==> flow/design.v <==
module top(
    input logic clk,         
    input logic rst,         
    output logic RGB_R,      
    output logic RGB_G,      
    output logic RGB_B       
);
    localparam CLK_FREQ = 12_000_000;  
    localparam PWM_RESOLUTION = 8;   
    localparam PWM_MAX = (1 << PWM_RESOLUTION) - 1;   
    localparam PWM_CYCLES = 256;   
    localparam DEGREES_MAX = 360;
    localparam CYCLES_PER_DEGREE = CLK_FREQ / DEGREES_MAX;   
    typedef enum logic [1:0] {
        STATE_PWM_COUNT,
        STATE_DEGREE_COUNT,
        STATE_HSV_CALC,
        STATE_PWM_OUTPUT
    } state_t;
    logic [PWM_RESOLUTION-1:0] pwm_counter;
    logic [PWM_RESOLUTION-1:0] red_pwm_value, green_pwm_value, blue_pwm_value;
    logic [31:0] degree_counter;
    logic [8:0] current_degree;
    state_t current_state;
    state_t next_state;
    always_ff @(posedge clk) begin
        if (rst) current_state <= STATE_PWM_COUNT;
        else current_state <= next_state;
    end
    always_comb begin  
        case (current_state)
            STATE_PWM_COUNT: begin
                if (degree_counter == CYCLES_PER_DEGREE - 1) begin
                    next_state = STATE_DEGREE_COUNT;
                end else begin
                    next_state = STATE_PWM_COUNT;
                end
            end
            STATE_DEGREE_COUNT: begin
                next_state = STATE_HSV_CALC;
            end
            STATE_HSV_CALC: begin
                next_state = STATE_PWM_OUTPUT;
            end
            STATE_PWM_OUTPUT: begin
                next_state = STATE_PWM_COUNT;
            end
            default: begin
                next_state = STATE_PWM_COUNT;
            end
        endcase
    end
    always_ff @(posedge clk) begin
        if (rst) begin
            pwm_counter <= 0;
            degree_counter <= 0;
            current_degree <= 0;
            red_pwm_value <= 0;
            green_pwm_value <= 0;
            blue_pwm_value <= 0;
        end else
        case (current_state)
            STATE_PWM_COUNT: begin
                pwm_counter <= pwm_counter + 1;                
                if (degree_counter == CYCLES_PER_DEGREE - 1) begin
                    degree_counter <= 0;
                end else begin
                    degree_counter <= degree_counter + 1;
                end
            end
            STATE_DEGREE_COUNT: begin
                if (current_degree == DEGREES_MAX - 1) begin
                    current_degree <= 0;
                end else begin
                    current_degree <= current_degree + 1;
                end
            end
            STATE_HSV_CALC: begin
                if (current_degree < 60) begin
                    red_pwm_value <= PWM_MAX;
                end else if (current_degree < 120) begin
                    red_pwm_value <= PWM_MAX - ((current_degree - 60) * PWM_MAX / 60);
                end else if (current_degree < 240) begin
                    red_pwm_value <= 0;
                end else if (current_degree < 300) begin
                    red_pwm_value <= (current_degree - 240) * PWM_MAX / 60;
                end else begin
                    red_pwm_value <= PWM_MAX;
                end
                if (current_degree < 60) begin
                    green_pwm_value <= current_degree * PWM_MAX / 60;
                end else if (current_degree < 180) begin
                    green_pwm_value <= PWM_MAX;
                end else if (current_degree < 240) begin
                    green_pwm_value <= PWM_MAX - ((current_degree - 180) * PWM_MAX / 60);
                end else begin
                    green_pwm_value <= 0;
                end
                if (current_degree < 120) begin
                    blue_pwm_value <= 0;
                end else if (current_degree < 180) begin
                    blue_pwm_value <= (current_degree - 120) * PWM_MAX / 60;
                end else if (current_degree < 300) begin
                    blue_pwm_value <= PWM_MAX;
                end else begin
                    blue_pwm_value <= PWM_MAX - ((current_degree - 300) * PWM_MAX / 60);
                end
            end
            STATE_PWM_OUTPUT: begin
            end
        endcase
    end
    assign RGB_R = (pwm_counter > red_pwm_value) ? 1'b1 : 1'b0;
    assign RGB_G = (pwm_counter > green_pwm_value) ? 1'b1 : 1'b0;
    assign RGB_B = (pwm_counter > blue_pwm_value) ? 1'b1 : 1'b0;
endmodule
== From RTL to reports: top ==
Tool output for the design above, in the order of the flow.
Line numbers count from 1 in the design file above.
Library cell names are shortened.
A cell with n/a has no value.
Set-up
  design top: top
  clock port: clk
  standard-cell library: sky130hd
  corner: tt_025C_1v80

== After elaboration ==
Yosys after proc, flatten, opt, wreduce and memory -nomap, before mapping. Enables and synchronous resets that opt folds into registers are not counted as muxes. Memory bits, and registers merged into a memory's read port (data or address), are not among the register bits. Print and check cells are not counted. Equal cells are merged and count once.
Storage and ports
  register bits: 75
  bits in latches: 0
  bits in writable memories: 0
  ROM bits: 0
  clocked read ports x word width: 0
  memories kept: 0
  bits of input ports: 2
  output and inout bits: 3
  word-level cells: 61
Cells by class
  add/subtract/negate cells: 11
  multipliers: 6
  div/mod/pow operators: 6
  order comparisons: 8
  equality and inequality tests: 5
  shift-type cells: 0
  muxes and demuxes: 17
  bitwise operators: 0
  reductions and logical operators: 1
Operators by type and width (count)
  divider 32 x 6 -> 32 bit with constant B: 6
  multiplier 10 x 9 -> 19 bit with constant B: 5
  multiplier 9 x 8 -> 17 bit with constant B: 1
  two-way mux 8 bit: 10
  adder 32 x 1 -> 32 bit with constant B: 1
  == test 32 x 16 -> 1 bit with constant B: 1
  two-way mux 32 bit: 1
  subtractor 8 bit with constant A: 3
  greater-than comparator 8 bit: 3
  subtractor 9 x 8 -> 10 bit with constant B: 2
  less-than comparator 9 x 8 -> 1 bit with constant B: 2
  subtractor 9 x 6 -> 10 bit with constant B: 1
  subtractor 9 x 7 -> 10 bit with constant B: 1
  subtractor 9 x 9 -> 10 bit with constant B: 1
  adder 9 x 1 -> 9 bit with constant B: 1
  less-than comparator 9 x 6 -> 1 bit with constant B: 1
  less-than comparator 9 x 7 -> 1 bit with constant B: 1
  less-than comparator 9 bit with constant B: 1
  == test 9 bit with constant B: 1
  two-way mux 9 bit: 1
  adder 8 x 1 -> 8 bit with constant B: 1
  parallel mux 2 bit (select 4 bit): 1
  == test 2 bit with constant B: 2
  two-way mux 1 bit: 4
  == test 2 x 1 -> 1 bit with constant B: 1
  logical NOT 2 bit: 1

== Depth ==
Longest topological path by Yosys (ltp), each cell counted once; first at word level (registers and memories cut), then after technology mapping (sequential cells cut; the memories' decode and read muxes count).
Logic depth
  depth in word-level cells: 7
  ABC_AREA: 0
  depth in mapped cells: 45
  mapped depth without buffers: 42

== Mapped cells and area ==
The flow's flattened synthesis, as Yosys stat reports it; memories are mapped. The netlist is that of the ABC_AREA named above (0 if unset); the other value can give another one.
Mapped netlist
  cell count: 2413
  chip area (Yosys): 19702.6 sq um
  area of sequential cells: 1541.5 sq um
  mapped flip-flops: 77
  buffers: 66
Cells by type
  fa_1: count 226, area in all 4.52E+03 sq um
  ha_1: count 235, area in all 2940.32 sq um
  inv_1: count 459, area in all 1.72E+03 sq um
  dfxtp_1: count 77, area in all 1.54E+03 sq um
  xnor2_1: count 101, area in all 884.598 sq um
  a21oi_1: count 132, area in all 660.634 sq um
  nor2_1: count 165, area in all 619.344 sq um
  nand2_1: count 138, area in all 517.997 sq um
  xor2_1: count 59, area in all 516.746 sq um
  o21ai_0: count 95, area in all 475.456 sq um
  a211oi_1: count 55, area in all 412.896 sq um
  a21o_1: count 46, area in all 345.331 sq um
  o211ai_1: count 42, area in all 315.302 sq um
  nand3_1: count 48, area in all 240.23 sq um
  mux2i_1: count 23, area in all 230.221 sq um
  and3_1: count 30, area in all 187.68 sq um
  nand2b_1: count 30, area in all 187.68 sq um
  clkbuf_1: count 49, area in all 183.926 sq um
Not listed: further types 90, cells in them 403.

== Worst setup path after synthesis ==
Path of least setup slack by OpenSTA after synthesis, without wires, with an ideal clock, recovery checks aside; 20% of the period is set as input and as output delay. Where synthesis merged equal registers, the netlist keeps one of their names.
Timing path post-synthesis
  path type: register to register
  from: register current_degree[4]
  to: register blue_pwm_value[0]
  clock period: 14000 ps
  library setup time: 117 ps
  launch time at the first pin: 0 ps
  data arrival time: 11573 ps
  data required time: 13883 ps
  path slack: 2310 ps
  delay of the path: 11690 ps
  stages: 40
  buffers on the path: 1
  synthesis period reached: 11690 ps
"delay of the path" = arrival - input delay + setup time.
"stages": output pins that drive a net of the path, with the launching flip-flop's if there is one; two outputs of one cell count as two.
"synthesis period reached" = period - worst setup slack (recovery checks aside). The figure is calculated, with input and output delays left at 20% of the set period.
The rows between start and end are the longest chain of elaborated cells between them; the timing report does not say that the signal goes this way. Where chains are equally long, one stands for them.
Each line given opens the expression or statement behind the cell; cells for indexed reads and writes are added by Yosys, which also makes memories of some case tables.
A register here has more assigning lines than the two given.
Between the ends, post-synthesis
  cell sequence: dfxtp_1 -> buf_1 -> inv_1 -> ha_1 -> a21oi_1 -> o21ai_1 -> xnor2_1 -> fa_1 -> fa_1 -> fa_1 -> fa_1 -> inv_1 -> ha_1 -> o21a_1 -> a2111oi_1 -> o21bai_1 -> a21oi_1 -> o21ai_0 -> (+4 left out) -> a21o_1 -> o211a_4 -> o211a_1 -> or3_4 -> a2111oi_4 -> inv_2 -> o21ai_2 -> mux2i_1 -> nand4_1 -> a21oi_4 -> mux2i_2 -> nor4bb_1 -> o21ai_2 -> mux2_2 -> a2bb2oi_1 -> o31ai_2 -> mux2i_1 -> a32o_1
  cells in the longest elaborated chain: 7
  elaborated cells on any way between the ends: 13
  classes of those cells: add/sub: 3; mul: 2; div: 2; compare: 3; mux: 3
Ends and longest elaborated chain, post-synthesis
  start, declared: RTL line 23  | logic [8:0] current_degree;
  start, assigned: RTL line 57  | current_degree <= 0;
  start, assigned: RTL line 75  | current_degree <= current_degree + 1;
  subtractor 9 x 9 -> 10 bit: RTL line 106  | blue_pwm_value <= PWM_MAX - ((current_degree - 300) * PWM_MAX / 60);
  multiplier 10 x 9 -> 19 bit: RTL line 106
  divider 32 x 6 -> 32 bit: RTL line 106
  subtractor 8 bit: RTL line 106
  two-way mux 8 bit: RTL line 103  | end else if (current_degree < 300) begin
  two-way mux 8 bit: RTL line 101  | end else if (current_degree < 180) begin
  two-way mux 8 bit: RTL line 99  | if (current_degree < 120) begin
  end, assigned: RTL line 102  | blue_pwm_value <= (current_degree - 120) * PWM_MAX / 60;
  end, assigned: RTL line 106
  end, declared: RTL line 21  | logic [PWM_RESOLUTION-1:0] red_pwm_value, green_pwm_value, blue_pwm_value;

== Path in the finished layout ==
Path of least setup slack in the final report of run A (OpenROAD, finished layout, wires in). Where an end is a register, its clock arrival counts in the times.
The report prints the path's times to 10 ps; the period is as set.
Timing path after layout
  path type: register to register
  from: register current_degree[6]
  to: register blue_pwm_value[0]
  clock period: 13300 ps
  library setup time: 100 ps
  launch time at the first pin: 340 ps
  data arrival time: 12780 ps
  data required time: 13540 ps
  path slack: 760 ps
  stages: 41
  buffers on the path: 0
The rows between start and end are the longest chain of elaborated cells between them; the timing report does not say that the signal goes this way. Where chains are equally long, one stands for them.
A register here has more assigning lines than the two given.
Between the ends, after layout
  cell sequence: dfxtp_1 -> inv_1 -> ha_1 -> a31o_2 -> xnor2_2 -> inv_2 -> nor2_1 -> nor2_1 -> ha_1 -> or2_2 -> fa_1 -> fa_1 -> inv_1 -> fa_1 -> inv_1 -> ha_1 -> o41ai_1 -> nand2_1 -> (+5 left out) -> a21o_1 -> o211a_4 -> or3b_1 -> a221o_1 -> o311ai_1 -> a31o_2 -> o21a_1 -> o221ai_1 -> a21oi_1 -> a21oi_4 -> a221oi_2 -> nor3_1 -> nor4_4 -> mux2_2 -> a2bb2oi_1 -> o31ai_2 -> mux2i_1 -> a32o_1
  cells in the longest elaborated chain: 7
  elaborated cells on any way between the ends: 13
  classes of those cells: add/sub: 3; mul: 2; div: 2; compare: 3; mux: 3
Ends and longest elaborated chain, after layout
  start, declared: RTL line 23  | logic [8:0] current_degree;
  start, assigned: RTL line 57  | current_degree <= 0;
  start, assigned: RTL line 75  | current_degree <= current_degree + 1;
  subtractor 9 x 9 -> 10 bit: RTL line 106  | blue_pwm_value <= PWM_MAX - ((current_degree - 300) * PWM_MAX / 60);
  multiplier 10 x 9 -> 19 bit: RTL line 106
  divider 32 x 6 -> 32 bit: RTL line 106
  subtractor 8 bit: RTL line 106
  two-way mux 8 bit: RTL line 103  | end else if (current_degree < 300) begin
  two-way mux 8 bit: RTL line 101  | end else if (current_degree < 180) begin
  two-way mux 8 bit: RTL line 99  | if (current_degree < 120) begin
  end, assigned: RTL line 102  | blue_pwm_value <= (current_degree - 120) * PWM_MAX / 60;
  end, assigned: RTL line 106
  end, declared: RTL line 21  | logic [PWM_RESOLUTION-1:0] red_pwm_value, green_pwm_value, blue_pwm_value;

==> results <==
top through Yosys and OpenROAD on sky130hd: 3 stored runs, unordered, with their settings and measured results. The constraints put input and output delay at 20% of the set period each and load the outputs with 0.01 pF.
"achieved clock period" = clock period - worst setup slack. The figure is calculated, with input and output delays left at 20% of the set period.
By "worst setup path time" is meant the share of the clock period that the worst setup path is allowed (20% is reserved at inputs, 20% at outputs), minus its slack. Clock arrival times at its registers enter into it.
By "power" is meant OpenSTA's value without simulated activity: inputs other than the clock are taken to toggle once in ten clock periods, and the tool carries that through the logic.
"worst setup path time" is known to 10 ps.

Run A
==> flow/run.sh <==
#!/bin/bash
# the make line also repeats the synthesis and layout settings of config.mk as NAME=value (left out here)
make -C /OpenROAD-flow-scripts/flow DESIGN_CONFIG=/design/flow/config.mk WORK_HOME=/design/flow/orfs CLKGATE_MAP_FILE= finish
==> flow/config.mk <==
export PLATFORM = sky130hd
export DESIGN_NAME = top
export DESIGN_NICKNAME = top
export VERILOG_FILES = /design/flow/design.v
export SDC_FILE = /design/flow/constraint.sdc
export NUM_CORES = 4
export LEC_CHECK = 0
export CAP_MARGIN = 20
export CORE_MARGIN = 2
export CORE_UTILIZATION = 29
export SLEW_MARGIN = 20
==> flow/constraint.sdc <==
create_clock -name core_clock -period 13.3 [get_ports {clk}]
set_input_delay 2.6600 -clock core_clock [delete_from_list [all_inputs] [get_ports {clk}]]
set_output_delay 2.6600 -clock core_clock [all_outputs]
set_load 0.01 [all_outputs]

==> results of run A <==
chip area after synthesis (Yosys): 19702.6 sq um
die area: 70042.3 sq um
standard-cell area of the final layout: 21329.2 sq um
utilization: 31.8%
worst setup slack after layout: 757 ps
total negative slack: 0 ps
worst hold slack: 427 ps
power: 540.2 uW
achieved clock period: 12543 ps
worst setup path time: 12540 ps
worst setup path kind: register to register

Run B
==> flow/run.sh <==
#!/bin/bash
# the make line also repeats the synthesis and layout settings of config.mk as NAME=value (left out here)
make -C /OpenROAD-flow-scripts/flow DESIGN_CONFIG=/design/flow/config.mk WORK_HOME=/design/flow/orfs CLKGATE_MAP_FILE= finish
==> flow/config.mk <==
export PLATFORM = sky130hd
export DESIGN_NAME = top
export DESIGN_NICKNAME = top
export VERILOG_FILES = /design/flow/design.v
export SDC_FILE = /design/flow/constraint.sdc
export NUM_CORES = 4
export LEC_CHECK = 0
export ABC_AREA = 0
export CAP_MARGIN = 20
export CELL_PAD_IN_SITES_DETAIL_PLACEMENT = 1
export CELL_PAD_IN_SITES_GLOBAL_PLACEMENT = 1
export CORE_MARGIN = 2
export CORE_UTILIZATION = 71
export GPL_TIMING_DRIVEN = 0
export MIN_ROUTING_LAYER = met1
export PLACE_DENSITY_LB_ADDON = 0.29
export SLEW_MARGIN = 20
==> flow/constraint.sdc <==
create_clock -name core_clock -period 16.6 [get_ports {clk}]
set_input_delay 3.3200 -clock core_clock [delete_from_list [all_inputs] [get_ports {clk}]]
set_output_delay 3.3200 -clock core_clock [all_outputs]
set_load 0.01 [all_outputs]

==> results of run B <==
did not finish, placement stopped with FLW-0024

Run C
==> flow/run.sh <==
#!/bin/bash
# the make line also repeats the synthesis and layout settings of config.mk as NAME=value (left out here)
make -C /OpenROAD-flow-scripts/flow DESIGN_CONFIG=/design/flow/config.mk WORK_HOME=/design/flow/orfs CLKGATE_MAP_FILE= finish
==> flow/config.mk <==
export PLATFORM = sky130hd
export DESIGN_NAME = top
export DESIGN_NICKNAME = top
export VERILOG_FILES = /design/flow/design.v
export SDC_FILE = /design/flow/constraint.sdc
export NUM_CORES = 4
export LEC_CHECK = 0
export ABC_AREA = 1
export CAP_MARGIN = 40
export CELL_PAD_IN_SITES_DETAIL_PLACEMENT = 2
export CORE_MARGIN = 2
export CORE_UTILIZATION = 26
export GPL_ROUTABILITY_DRIVEN = 0
export HOLD_SLACK_MARGIN = 0.07
export MAX_ROUTING_LAYER = met4
export MIN_ROUTING_LAYER = met2
export PLACE_DENSITY = 0.62
export SETUP_SLACK_MARGIN = 1.99
export SLEW_MARGIN = 20
export TNS_END_PERCENT = 80
==> flow/constraint.sdc <==
create_clock -name core_clock -period 10.2 [get_ports {clk}]
set_input_delay 2.0400 -clock core_clock [delete_from_list [all_inputs] [get_ports {clk}]]
set_output_delay 2.0400 -clock core_clock [all_outputs]
set_load 0.01 [all_outputs]

==> results of run C <==
did not finish, routing stopped with GRT-0116
